==> flow/design.v <==
`timescale 1ns/10ps
module IOTDF( clk, rst, in_en, iot_in, fn_sel, busy, valid, iot_out);
input        clk;
input        rst;
input        in_en;
input  [7:0] iot_in;
input  [2:0] fn_sel;
output     busy;
output reg valid;
output reg [127:0] iot_out;
parameter GRAY2BIN = 3'b001; 
parameter FIR      = 3'b010; 
reg [9:0] counter;
reg [9:0] counter_delay1;
reg [9:0] counter_delay2;
reg [127:0] iot_data;
reg [127:0] prep_to_out;
reg [127:0] prep_to_output;
reg [127:0] wait_to;
always @(posedge clk or posedge rst) begin
    if(rst) begin
        counter <= 0;
    end else if(in_en) begin
        if (counter == 960) counter <= 0;
        else counter <= counter + 1;
    end else begin
        counter <= counter;
    end 
end
always @(posedge clk or posedge rst) begin
    if(rst) begin
        counter_delay1 <= 0;
        counter_delay2 <= 0;
    end else if(in_en) begin
        counter_delay1 <= counter;
        counter_delay2 <= counter_delay1;
    end else begin
        counter_delay1 <= counter_delay1;
        counter_delay2 <= counter_delay2;
    end
end
always @(posedge clk or posedge rst) begin
    if(rst) begin
        iot_data <= 0;
    end else if(in_en) begin
        iot_data[7:0] <= iot_in;
        iot_data[127:8] <= iot_data[119:0];
    end else begin
        iot_data <= iot_data;
    end
end
always @(posedge clk) begin
    if(!rst && in_en) begin
        wait_to <= iot_data;
    end else begin
        wait_to <= wait_to;
    end
end
integer idx;
always @(*) begin
    if(rst) begin
        prep_to_out = 0;
        prep_to_output = 0;
    end else if(in_en) begin
        if(fn_sel == GRAY2BIN) begin
            if (counter_delay1[3:0] == 15) begin
                prep_to_output = 0;
                prep_to_out[127] = iot_data[127];
                for (idx = 126; idx >= 0; idx = idx - 1) begin
                    prep_to_out[idx] = prep_to_out[idx + 1] ^ iot_data[idx];
                end
            end else begin
                prep_to_out = 0;
                prep_to_output = 0;
            end
        end else if(fn_sel == FIR) begin
            if (counter_delay1[3:0] == 15) begin
                prep_to_out = iot_data;
                prep_to_output = 0;
            end else if (counter_delay2[3:0] == 15) begin
                prep_to_out = wait_to;
                prep_to_output[127:120] = (((prep_to_out[127:120] * 8'd5) >> 3)+ 1) >> 1;
                prep_to_output[119:112] = ((((prep_to_out[119:112] * 8'd5)+(prep_to_out[127:120] * 8'd9)) >> 3)+ 1) >> 1;
                prep_to_output[111:104] = ((((prep_to_out[111:104] * 8'd5)+(prep_to_out[119:112] * 8'd9)+(prep_to_out[127:120] * 8'd2)) >>3)+ 1) >> 1;
                prep_to_output[103:96] = ((((prep_to_out[103:96] * 8'd5)+(prep_to_out[111:104] * 8'd9)+(prep_to_out[119:112] * 8'd2)) >>3)+ 1) >> 1;
                prep_to_output[95:88] = ((((prep_to_out[95:88] * 8'd5)+(prep_to_out[103:96] * 8'd9)+(prep_to_out[111:104] * 8'd2)) >>3)+ 1) >> 1;
                prep_to_output[87:80] = ((((prep_to_out[87:80] * 8'd5)+(prep_to_out[95:88] * 8'd9)+(prep_to_out[103:96] * 8'd2)) >>3)+ 1) >> 1;
                prep_to_output[79:72] = ((((prep_to_out[79:72] * 8'd5)+(prep_to_out[87:80] * 8'd9)+(prep_to_out[95:88] * 8'd2)) >>3)+ 1) >> 1;
                prep_to_output[71:64] = ((((prep_to_out[71:64] * 8'd5)+(prep_to_out[79:72] * 8'd9)+(prep_to_out[87:80] * 8'd2)) >>3)+ 1) >> 1;
                prep_to_output[63:56] = ((((prep_to_out[63:56] * 8'd5)+(prep_to_out[71:64] * 8'd9)+(prep_to_out[79:72] * 8'd2)) >>3)+ 1) >> 1;
                prep_to_output[55:48] = ((((prep_to_out[55:48] * 8'd5)+(prep_to_out[63:56] * 8'd9)+(prep_to_out[71:64] * 8'd2)) >>3)+ 1) >> 1;
                prep_to_output[47:40] = ((((prep_to_out[47:40] * 8'd5)+(prep_to_out[55:48] * 8'd9)+(prep_to_out[63:56] * 8'd2)) >>3)+ 1) >> 1;
                prep_to_output[39:32] = ((((prep_to_out[39:32] * 8'd5)+(prep_to_out[47:40] * 8'd9)+(prep_to_out[55:48] * 8'd2)) >>3)+ 1) >> 1;
                prep_to_output[31:24] = ((((prep_to_out[31:24] * 8'd5)+(prep_to_out[39:32] * 8'd9)+(prep_to_out[47:40] * 8'd2)) >>3)+ 1) >> 1;
                prep_to_output[23:16] = ((((prep_to_out[23:16] * 8'd5)+(prep_to_out[31:24] * 8'd9)+(prep_to_out[39:32] * 8'd2)) >>3)+ 1) >> 1;
                prep_to_output[15:8] = ((((prep_to_out[15:8] * 8'd5)+(prep_to_out[23:16] * 8'd9)+(prep_to_out[31:24] * 8'd2)) >>3)+ 1) >> 1;
                prep_to_output[7:0] = ((((prep_to_out[7:0] * 8'd5)+(prep_to_out[15:8] * 8'd9)+(prep_to_out[23:16] * 8'd2)) >>3)+ 1) >> 1;
            end else begin
                prep_to_out = 0;
                prep_to_output = 0;
            end
        end else begin
            prep_to_out = 0;
            prep_to_output = 0;
        end
    end else begin
        prep_to_out = 0;
        prep_to_output = 0;
    end
end
assign busy = 0;
always @(posedge clk or posedge rst) begin
    if(rst) begin
        valid <= 0;
    end else if(in_en) begin
        case(fn_sel)
            GRAY2BIN: begin
                if (counter_delay1[3:0] == 15) begin
                    valid <= 1;
                end else begin
                    valid <= 0;
                end
            end
            FIR: begin
                if (counter_delay2[3:0] == 15) begin
                    valid <= 1;
                end else begin
                    valid <= 0;
                end
            end
            default: begin
                valid <= 0;
            end
        endcase
    end
end
always @(posedge clk or posedge rst) begin
    if(rst) begin
        iot_out <= 0;
    end else if(in_en) begin
        case(fn_sel)
            GRAY2BIN: begin
                if (counter_delay1[3:0] == 15) begin
                    iot_out <= prep_to_out;
                end
            end
            FIR: begin
                if (counter_delay2[3:0] == 15) begin
                    iot_out <= prep_to_output;
                end 
            end
            default: begin
                iot_out <= 1'b0;
            end
        endcase
    end
end
endmodule
# --- From RTL to reports: IOTDF ---
# Tool output for the design above, in the order of the flow.
# Lines are those of the file above, counted from 1.
# Operators: Yosys type, input widths -> output width; for muxes data width and select width s.
# Library cell names are shortened.
setup:
  top_module: "IOTDF"
  clock: "clk"
  cell_library: "sky130hd"
  pvt_corner: "tt_025C_1v80"

# --- Word-level counts ---
# Yosys after proc, flatten, opt, wreduce and memory -nomap, before mapping. Memory bits, and registers merged into a memory's read port (data or address), are not among the register bits. Print and check cells are not counted. Equal cells are merged and count once.
word_totals:
  regBits: 403
  inputBits: 14
op_classes:
  add_sub_neg: 46
  n_reduce_logical: 3
  n_logic: 127
  muxes: 10
  mul: 31
  n_eq: 7
op_table:
  columns: ["cell", "count"]
  rows:
  - ["$mul 8x4->12 const B", 15]
  - ["$mux 128", 5]
  - ["$mul 8x3->11 const B", 16]
  - ["$pmux 128 s2", 1]
  - ["$add 11x12->12", 15]
  - ["$add 12x9->12", 14]
  - ["$add 9x1->9 const B", 15]
  - ["$xor 1x1->1", 127]
  - ["$add 10x1->10 const B", 1]
  - ["$eq 10x10->1 const B", 1]
  - ["$mux 10", 1]
  - ["$add 8x1->9 const B", 1]
  - ["$eq 4x4->1 const B", 2]
  - ["$ne 2x2->1 const B", 2]
  - ["$eq 3x1->1 const B", 1]
  - ["$eq 3x2->1 const B", 1]
  - ["$reduce_and 3->1", 1]
  - ["$pmux 1 s2", 1]
  - ["$mux 1", 2]
  - ["$logic_and 1x1->1", 1]
  - ["$logic_not 1->1", 1]

# --- Depth ---
# Depth = most cells in a row (Yosys ltp): at word level without a register or memory, in the mapped netlist without a sequential cell, where the memories' decode and read muxes count.
logic_depth:
  word_depth: 130
  ABC_AREA: 0
  ltp_mapped: 19

# --- Synthesis result ---
# Yosys stat after the flow's synthesis: flattened, memories mapped to cells. It holds for the ABC_AREA given above (unset counts as 0); a run with the other value may have another netlist.
mapped:
  buf_cells: 70
  mapped_cells: 3183
  seq_area_mm2: 0.0107253
  yosys_area_mm2: 0.0352989
  ff_cells: 403
types:
  columns: ["cell", "count", "area_total_um2"]
  rows:
  - ["dfrtp_1", 275, 6881.6]
  - ["fa_1", 291, 5.83E+03]
  - ["ha_1", 450, 5630.4]
  - ["edfxtp_1", 128, 3.84E+03]
  - ["xnor2_1", 265, 2.32E+03]
  - ["inv_1", 548, 2.06E+03]
  - ["mux2_2", 136, 1.53E+03]
  - ["xor2_1", 162, 1.42E+03]
  - ["nor2_1", 209, 784.502]
  - ["a21oi_1", 123, 615.59]
  - ["a221oi_1", 67, 586.813]
  - ["o21bai_1", 74, 555.533]
  - ["xnor3_1", 20, 450.432]
  - ["nand3_1", 50, 250.24]
  - ["clkbuf_1", 66, 247.738]
  - ["o221ai_1", 26, 227.718]
  - ["nand2_1", 60, 225.216]
  - ["o21ai_0", 42, 210.202]
# Other cell types: 39; their cells: 191.

# --- Path before layout ---
# Path of least setup slack by OpenSTA after synthesis, without wires, with an ideal clock, recovery checks aside; 20% of the period is set as input and as output delay. Where synthesis merged equal registers, the netlist keeps one of their names.
synth_timing:
  kind: "input -> register"
  start: "input port rst"
  end: "register iot_out[66]"
  setup_time_ns: 0.065
  path_delay_ns: 7.359
  setup_slack_ns: 0.641
  stages: 5
  t_first_pin_ns: 2.000
  required_time_ns: 9.935
  path_buffers: 1
  input_delay_ns: 2.000
  t_arrival_ns: 9.294
  period_ns: 10.0
  period_less_setup_slack_ns: 9.359
# "path_delay_ns" = arrival - input delay + setup time.
# "stages" counts driving pins, that of a launching flip-flop among them; a cell with two outputs on the path counts twice.
# "period_less_setup_slack_ns" is the clock period less the worst setup slack; recovery checks do not enter. This is arithmetic on one report: input and output delays are still those of the set period (20% each).
# Between the ends stands the longest chain of elaborated cells between them, by number of cells; it is not shown to be the way that was timed. Of several equally long chains one is given.
# Each line given opens the expression or statement behind the cell; cells for indexed reads and writes are added by Yosys, which also makes memories of some case tables.
# At most two assigning lines are given for a register; there are more.
synth_between:
  cell_sequence: "inv_1 -> nand2_1 -> clkbuf_1 -> o221ai_1 -> o21a_1"
  elab_chain_cells: 3
  cells_between: 5
  lines_between: 4
synth_rtl:
  columns: ["element", "line_no", "text"]
  rows:
  - ["start, declared", 4, "input        rst;"]
  - ["$mux 128", 61, "if(rst) begin"]
  - ["$mux 128", 148, "if (counter_delay2[3:0] == 15) begin"]
  - ["$pmux 128 s2", 141, "case(fn_sel)"]
  - ["end, assigned", 144, "iot_out <= prep_to_out;"]
  - ["end, assigned", 149, "iot_out <= prep_to_output;"]
  - ["end, declared", 10, "output reg [127:0] iot_out;"]

# --- Timing after layout ---
# From the final timing report of entry A: the path of least setup slack in the routed layout; clock arrival at registers is part of the times.
layout_timing:
  kind: "register -> register"
  start: "register iot_data[125]"
  end: "register iot_out[48]"
  setup_time_ns: 0.13
  t_arrival_ns: 5.84
  t_first_pin_ns: 0.61
  stages: 13
  path_buffers: 0
  required_time_ns: 10.48
  period_ns: 10.0
  setup_slack_ns: 4.64
# Between the ends stands the longest chain of elaborated cells between them, by number of cells; it is not shown to be the way that was timed. Of several equally long chains one is given.
# At most two assigning lines are given for a register; there are more.
layout_between:
  cell_sequence: "dfrtp_1 -> xor3_1 -> xnor3_1 -> xnor2_1 -> xnor3_1 -> xor2_1 -> xnor3_2 -> xnor2_2 -> xnor2_2 -> xnor2_1 -> xor2_1 -> a221oi_1 -> nor2_1"
  elab_chain_cells: 81
  cells_between: 81
  lines_between: 4
layout_rtl:
  columns: ["element", "line_no", "text"]
  rows:
  - ["start, declared", 16, "reg [127:0] iot_data;"]
  - ["start, assigned", 47, "iot_data[127:8] <= iot_data[119:0];"]
  - ["start, assigned", 49, "iot_data <= iot_data;"]
  - ["$xor 1x1->1 x78", 70, "prep_to_out[idx] = prep_to_out[idx + 1] ^ iot_data[idx];"]
  - ["$mux 128", 61, "if(rst) begin"]
  - ["$mux 128", 143, "if (counter_delay1[3:0] == 15) begin"]
  - ["$pmux 128 s2", 141, "case(fn_sel)"]
  - ["end, assigned", 144, "iot_out <= prep_to_out;"]
  - ["end, assigned", 149, "iot_out <= prep_to_output;"]
  - ["end, declared", 10, "output reg [127:0] iot_out;"]

==> results <==
Record of 2 stored runs of the RTL-to-layout flow on IOTDF, platform sky130hd. The runs are unordered. Constraints: input delay and output delay 20% of the set period each, output load 0.01 pF.
By "timing.achieved_period_ns" is meant the clock period of the run minus its worst setup slack. This is arithmetic on one report: input and output delays are still those of the set period (20% each).

--- entry A ---
==> flow/run.sh <==
#!/bin/bash
# the make line also repeats the synthesis and layout settings of config.mk as NAME=value (left out here)
make -C /OpenROAD-flow-scripts/flow DESIGN_CONFIG=/design/flow/config.mk WORK_HOME=/design/flow/orfs CLKGATE_MAP_FILE= finish
==> flow/config.mk <==
export PLATFORM = sky130hd
export DESIGN_NAME = IOTDF
export DESIGN_NICKNAME = IOTDF
export VERILOG_FILES = /design/flow/design.v
export SDC_FILE = /design/flow/constraint.sdc
export NUM_CORES = 4
export LEC_CHECK = 0
export CAP_MARGIN = 20
export CORE_MARGIN = 2
export CORE_UTILIZATION = 40
export CTS_CLUSTER_SIZE = 87
export GPL_ROUTABILITY_DRIVEN = 0
export GPL_TIMING_DRIVEN = 0
export PLACE_DENSITY = 0.6
export SLEW_MARGIN = 20
==> flow/constraint.sdc <==
create_clock -name core_clock -period 10.0 [get_ports {clk}]
set_input_delay 2.0000 -clock core_clock [delete_from_list [all_inputs] [get_ports {clk}]]
set_output_delay 2.0000 -clock core_clock [all_outputs]
set_load 0.01 [all_outputs]

==> results, as YAML <==
results:
  holdWs_ns: 0.477
  final_cell_area_mm2: 0.0401885
  synth_chip_area_mm2: 0.0352989
  design_die_area_mm2: 0.0906401
  worst_setup_slack_ns: 4.635
  timing.achieved_period_ns: 5.365

--- entry B ---
==> flow/run.sh <==
#!/bin/bash
# the make line also repeats the synthesis and layout settings of config.mk as NAME=value (left out here)
make -C /OpenROAD-flow-scripts/flow DESIGN_CONFIG=/design/flow/config.mk WORK_HOME=/design/flow/orfs CLKGATE_MAP_FILE= finish
==> flow/config.mk <==
export PLATFORM = sky130hd
export DESIGN_NAME = IOTDF
export DESIGN_NICKNAME = IOTDF
export VERILOG_FILES = /design/flow/design.v
export SDC_FILE = /design/flow/constraint.sdc
export NUM_CORES = 4
export LEC_CHECK = 0
export CAP_MARGIN = 20
export CORE_MARGIN = 2
export CORE_UTILIZATION = 40
export PLACE_DENSITY = 0.6
export SLEW_MARGIN = 20
==> flow/constraint.sdc <==
create_clock -name core_clock -period 4.05 [get_ports {clk}]
set_input_delay 0.8100 -clock core_clock [delete_from_list [all_inputs] [get_ports {clk}]]
set_output_delay 0.8100 -clock core_clock [all_outputs]
set_load 0.01 [all_outputs]

==> results, as YAML <==
results:
  holdWs_ns: 0.484
  final_cell_area_mm2: 0.048509
  synth_chip_area_mm2: 0.0352989
  design_die_area_mm2: 0.0906401
  worst_setup_slack_ns: -0.291
  timing.achieved_period_ns: 4.341
